==> flow/design.v <==
`timescale 1ns/1ps
module top(
	input clk,
	input rst,
	input valid,
	input dir,
	input signed [31:0] n,
	output [31:0] zeroCount,
	output signed [31:0] xOut
);
	reg signed [31:0] xReg;
	wire signed [31:0] xNext;
	always @(posedge clk or posedge rst)begin
		if(rst) xReg<=32'sd50;
		else if(valid) xReg<=xNext;
	end
	assign xOut=xReg;
	wire signed[31:0] signedN;
	assign signedN=dir? n: -n;
	wire signed [31:0] addOut;
	wire signed [31:0] modOut;
	wire signed [31:0] normOut;
	wire zeroHit;
	adder uAdd(.a(xReg), .b(signedN), .sum(addOut));
	modulo uMod(.in(addOut), .out(modOut));
	normalize uNorm(.in(modOut), .out(normOut));
	comparator uCmp(.in(normOut), .zero(zeroHit));
	assign xNext=normOut;
	counter uCnt(
		.clk(clk),
		.rst(rst),
		.inc(valid&zeroHit),
		.count(zeroCount)
	);
endmodule
module adder(
	input signed [31:0] a,
	input signed [31:0] b,
	output signed [31:0] sum
);
	assign sum=a+b;
endmodule
module modulo(
	input signed [31:0] in,
	output signed [31:0] out
);
	assign out=in%100;
endmodule
module normalize(
	input signed [31:0] in,
	output signed [31:0] out
);
	assign out=(in<0)? (in+100): in;
endmodule
module comparator(
	input signed [31:0] in,
	output zero
);
	assign zero = (in==0);
endmodule
module counter(
	input clk,
	input rst,
	input inc,
	output reg [31:0] count
);
	always @(posedge clk or posedge rst)begin
		if(rst) count<=32'd0;
		else if(inc) count<=count+1;
	end
endmodule
Step by step through the tools: top --
The steps from the RTL of top to its reports follow in flow order. Line numbers count from 1 in the design file above. Operators: Yosys type, input widths -> output width; for muxes data width and select width s. Library cell names are shortened. Not given: n/a
Set-up: top top, clock input clk, library sky130hd, timing corner tt_025C_1v80

Word-level counts --
Yosys after proc, flatten, opt, wreduce and memory -nomap, before mapping. Enables and synchronous resets that opt folds into registers are not counted as muxes. Memory bits, and registers merged into a memory's read port (data or address), are not among the register bits. Print and check cells are not counted. Equal cells are merged and count once.
Bit counts: input bits 36, bits in registers 64, elaborated cells 12, output and inout port bits 64
Cells by class: $lt $le $gt $ge 1, reductions and logical operators 1, div/mod/pow operators 1, bitwise operators 1, add/subtract/negate cells 4, multiplexer cells 2
Operators by type and width (count):
- $mod 32x8->32 const B | 1
- $mux 32 | 2
- $add 32x1->32 const B | 1
- $lt 32x1->1 const B | 1
- $add 32x32->32 | 1
- $add 32x8->32 const B | 1
- $neg 32->32 | 1
- $logic_not 32->1 | 1
- $and 1x1->1 | 1

Depth --
Depth = most cells in a row (Yosys ltp): at word level without a register or memory, in the mapped netlist without a sequential cell, where the memories' decode and read muxes count.
Depth: word-level depth 8, ABC_AREA 0, mapped depth 93, mapped depth without buffers 82

Netlist --
Yosys stat after the flow's synthesis: flattened, memories mapped to cells. It holds for the ABC_AREA given above (unset counts as 0); a run with the other value may have another netlist.
Cells by type:
- dfrtp_1 | count 61, area in all 1.53E+03 um^2
- a2111oi_4 | count 33, area in all 908.371 um^2
- xor2_1 | count 88, area in all 770.739 um^2
- nor2_1 | count 203, area in all 761.981 um^2
- xnor2_1 | count 68, area in all 595.571 um^2
- a21oi_1 | count 113, area in all 565.542 um^2
- nand2_1 | count 131, area in all 491.722 um^2
- ha_1 | count 39, area in all 487.968 um^2
- o21ai_0 | count 69, area in all 345.331 um^2
- nand3_1 | count 58, area in all 290.278 um^2
- nor3_1 | count 54, area in all 270.259 um^2
- nand4_1 | count 40, area in all 250.24 um^2
- a21o_1 | count 30, area in all 225.216 um^2
- mux2_2 | count 20, area in all 225.216 um^2
- a31oi_1 | count 34, area in all 212.704 um^2
- and3_1 | count 33, area in all 206.448 um^2
- o211ai_1 | count 27, area in all 202.694 um^2
- and2_1 | count 29, area in all 181.424 um^2
Other cell types: 123; their cells: 600.
Synthesis totals: sequential area 1605.3 um^2, buffers 67, cell count 1730, mapped area 13635.6 um^2, flip-flops 64
The figures by module come from a second, unflattened synthesis with its own total; it is not the netlist above.
Unflattened totals: cell total of the unflattened synthesis 1786, area total of the unflattened synthesis 13875.8 um^2
Rows give one instance, submodules left out.
By module:
- modulo | cells 1105, times used 1, sequential area 0.0 um^2, area 7614.8 um^2
- adder | cells 275, times used 1, sequential area 0.0 um^2, area 2045.7 um^2
- top | cells 184, times used 1, sequential area 804.5 um^2, area 1974.4 um^2
- counter | cells 126, times used 1, sequential area 800.8 um^2, area 1510.2 um^2
- normalize | cells 85, times used 1, sequential area 0.0 um^2, area 658.1 um^2
- comparator | cells 11, times used 1, sequential area 0.0 um^2, area 72.6 um^2

Timing after synthesis --
OpenSTA on the mapped netlist: ideal clock, no wires. The path of least setup slack (recovery checks aside). Input and output delay are each 20% of the period. Register names are those of the netlist, which keeps one name where synthesis merged equal registers.
Path post-synthesis: path type input to register, from in n[12], to reg uCnt.count[10], launch time at the first pin 6800 ps, setup time 135 ps, path buffers 5, period 34000 ps, external input delay 6800 ps, path delay 20638 ps, data required time 33865 ps, stages 83, arrival 27303 ps, path slack 6562 ps, synthesis period reached 27438 ps
"path delay" is the arrival time less input delay plus setup time. "stages": output pins that drive a net of the path, with the launching flip-flop's if there is one; two outputs of one cell count as two. "synthesis period reached" = period - worst setup slack (recovery checks aside). The figure is calculated, with input and output delays left at 20% of the set period. Between the ends stands the longest chain of elaborated cells between them, by number of cells; it is not shown to be the way that was timed. Of several equally long chains one is given. A line is the first line of the expression or statement that the cell stems from. Yosys adds cells for indexed reads and writes and turns some case tables into memories.
Between the ends, post-synthesis: cells stage by stage or4_1 or4_1 nor2b_1 nor3b_1 a21o_1 o21ai_0 xor2_1 ha_1 clkbuf_1 a21o_1 a2111oi_0 a21oi_1 a21oi_1 xor2_1 nand4b_1 a2111oi_4 a221oi_4 maj3_2 [... 47 more ...] maj3_1 xnor2_1 a21o_1 or4_1 and4_1 buf_4 o211ai_2 nand2_1 o221a_2 o21a_1 or2_1 ha_1 a21oi_1 mux2_2 o21ai_4 buf_6 a2111oi_4 xor2_1, length of the longest elaborated chain 8, elaborated cells between the ends (all ways) 9, RTL lines with such cells 6, those cells by class 3 x add/sub; 1 x div; 1 x compare; 2 x mux; 1 x logic; 1 x reduce/logical
RTL lines, path post-synthesis:
- start, declared | RTL line 7 | input signed [31:0] n,
- $neg 32->32 | RTL line 19 | assign signedN=dir? n: -n;
- $mux 32 | RTL line 19
- $add 32x32->32 | RTL line 41 | assign sum=a+b;
- $mod 32x8->32 | RTL line 47 | assign out=in%100;
- $add 32x8->32 | RTL line 53 | assign out=(in<0)? (in+100): in;
- $mux 32 | RTL line 53
- $logic_not 32->1 | RTL line 59 | assign zero = (in==0);
- $and 1x1->1 | RTL line 32 | .inc(valid&zeroHit),
- end, assigned | RTL line 68 | if(rst) count<=32'd0;
- end, assigned | RTL line 69 | else if(inc) count<=count+1;
- end, declared | RTL line 65 | output reg [31:0] count

Worst path after layout --
Path of least setup slack in the final report of run 1 (OpenROAD, finished layout, wires in). Where an end is a register, its clock arrival counts in the times. The report prints the path's times to 10 ps; the period is as set.
Path post-layout: path type input to register, from in n[5], to reg uCnt.count[1], period 34000 ps, setup time 120 ps, arrival 32210 ps, data required time 34220 ps, path buffers 2, external input delay 6800 ps, path slack 2010 ps, stages 78, launch time at the first pin 6800 ps
Between the ends stands the longest chain of elaborated cells between them, by number of cells; it is not shown to be the way that was timed. Of several equally long chains one is given.
Between the ends, post-layout: cells stage by stage clkdlybuf4s50_1 or4_4 nor4_2 nor2b_1 nor2_1 xnor2_1 ha_1 a21oi_1 o21ai_1 o311ai_1 nand4_1 nor4_2 a31oi_1 xnor2_2 a311oi_1 or2_1 o21a_1 o21ai_1 [... 42 more ...] o21ai_1 maj3_1 xnor2_1 a21o_1 or4_1 and4_1 nand2_1 a21boi_0 o221a_2 o21a_1 or2_1 ha_1 a21oi_1 mux2_2 o21ai_4 buf_4 a211oi_2 mux2_1, length of the longest elaborated chain 8, elaborated cells between the ends (all ways) 9, RTL lines with such cells 6, those cells by class 3 x add/sub; 1 x div; 1 x compare; 2 x mux; 1 x logic; 1 x reduce/logical
RTL lines, path post-layout:
- start, declared | RTL line 7 | input signed [31:0] n,
- $neg 32->32 | RTL line 19 | assign signedN=dir? n: -n;
- $mux 32 | RTL line 19
- $add 32x32->32 | RTL line 41 | assign sum=a+b;
- $mod 32x8->32 | RTL line 47 | assign out=in%100;
- $add 32x8->32 | RTL line 53 | assign out=(in<0)? (in+100): in;
- $mux 32 | RTL line 53
- $logic_not 32->1 | RTL line 59 | assign zero = (in==0);
- $and 1x1->1 | RTL line 32 | .inc(valid&zeroHit),
- end, assigned | RTL line 68 | if(rst) count<=32'd0;
- end, assigned | RTL line 69 | else if(inc) count<=count+1;
- end, declared | RTL line 65 | output reg [31:0] count

Hand-over note for top

Below are 2 stored runs of the flow (Yosys, OpenROAD; platform sky130hd) on top, each with its settings and what was measured, unordered. Constraints: input delay and output delay 20% of the set period each, output load 0.01 pF.
By "clock period reached" is meant the clock period of the run minus its worst setup slack. This is arithmetic on one report: input and output delays are still those of the set period (20% each).
By "allowed time less slack (worst setup path)" is meant the share of the clock period that the worst setup path is allowed (20% is reserved at inputs, 20% at outputs), minus its slack. Clock arrival times at its registers enter into it.
"allowed time less slack (worst setup path)" is known to 10 ps.

[run 1] flow files
==> flow/run.sh <==
#!/bin/bash
# the make line also repeats the synthesis and layout settings of config.mk as NAME=value (left out here)
make -C /OpenROAD-flow-scripts/flow DESIGN_CONFIG=/design/flow/config.mk WORK_HOME=/design/flow/orfs CLKGATE_MAP_FILE= finish
==> flow/config.mk <==
export PLATFORM = sky130hd
export DESIGN_NAME = top
export DESIGN_NICKNAME = top
export VERILOG_FILES = /design/flow/design.v
export SDC_FILE = /design/flow/constraint.sdc
export NUM_CORES = 4
export LEC_CHECK = 0
export CAP_MARGIN = 20
export CORE_MARGIN = 2
export CORE_UTILIZATION = 40
export SLEW_MARGIN = 20
==> flow/constraint.sdc <==
create_clock -name core_clock -period 34.0 [get_ports {clk}]
set_input_delay 6.8000 -clock core_clock [delete_from_list [all_inputs] [get_ports {clk}]]
set_output_delay 6.8000 -clock core_clock [all_outputs]
set_load 0.01 [all_outputs]

[run 1] result: post-synthesis cell area 13635.6 um^2; allowed time less slack (worst setup path) 25190 ps; worst setup path kind input to register; standard-cell area of the final layout 15361.0 um^2; clock period reached 31990 ps; setup slack of the critical path 2010 ps; summed negative setup slack 0 ps; total die area 35581.3 um^2

[run 2] flow files
==> flow/run.sh <==
#!/bin/bash
# the make line also repeats the synthesis and layout settings of config.mk as NAME=value (left out here)
make -C /OpenROAD-flow-scripts/flow DESIGN_CONFIG=/design/flow/config.mk WORK_HOME=/design/flow/orfs CLKGATE_MAP_FILE= finish
==> flow/config.mk <==
export PLATFORM = sky130hd
export DESIGN_NAME = top
export DESIGN_NICKNAME = top
export VERILOG_FILES = /design/flow/design.v
export SDC_FILE = /design/flow/constraint.sdc
export NUM_CORES = 4
export LEC_CHECK = 0
export ABC_AREA = 1
export CAP_MARGIN = 20
export CELL_PAD_IN_SITES_DETAIL_PLACEMENT = 2
export CORE_ASPECT_RATIO = 1.53
export CORE_MARGIN = 2
export CORE_UTILIZATION = 48
export GPL_TIMING_DRIVEN = 0
export HOLD_SLACK_MARGIN = 0.29
export MAX_ROUTING_LAYER = met4
export SETUP_SLACK_MARGIN = 5.0
export SLEW_MARGIN = 40
==> flow/constraint.sdc <==
create_clock -name core_clock -period 22.4 [get_ports {clk}]
set_input_delay 4.4800 -clock core_clock [delete_from_list [all_inputs] [get_ports {clk}]]
set_output_delay 4.4800 -clock core_clock [all_outputs]
set_load 0.01 [all_outputs]

[run 2] result: incomplete, placement halted on DPL-0033

End of note.
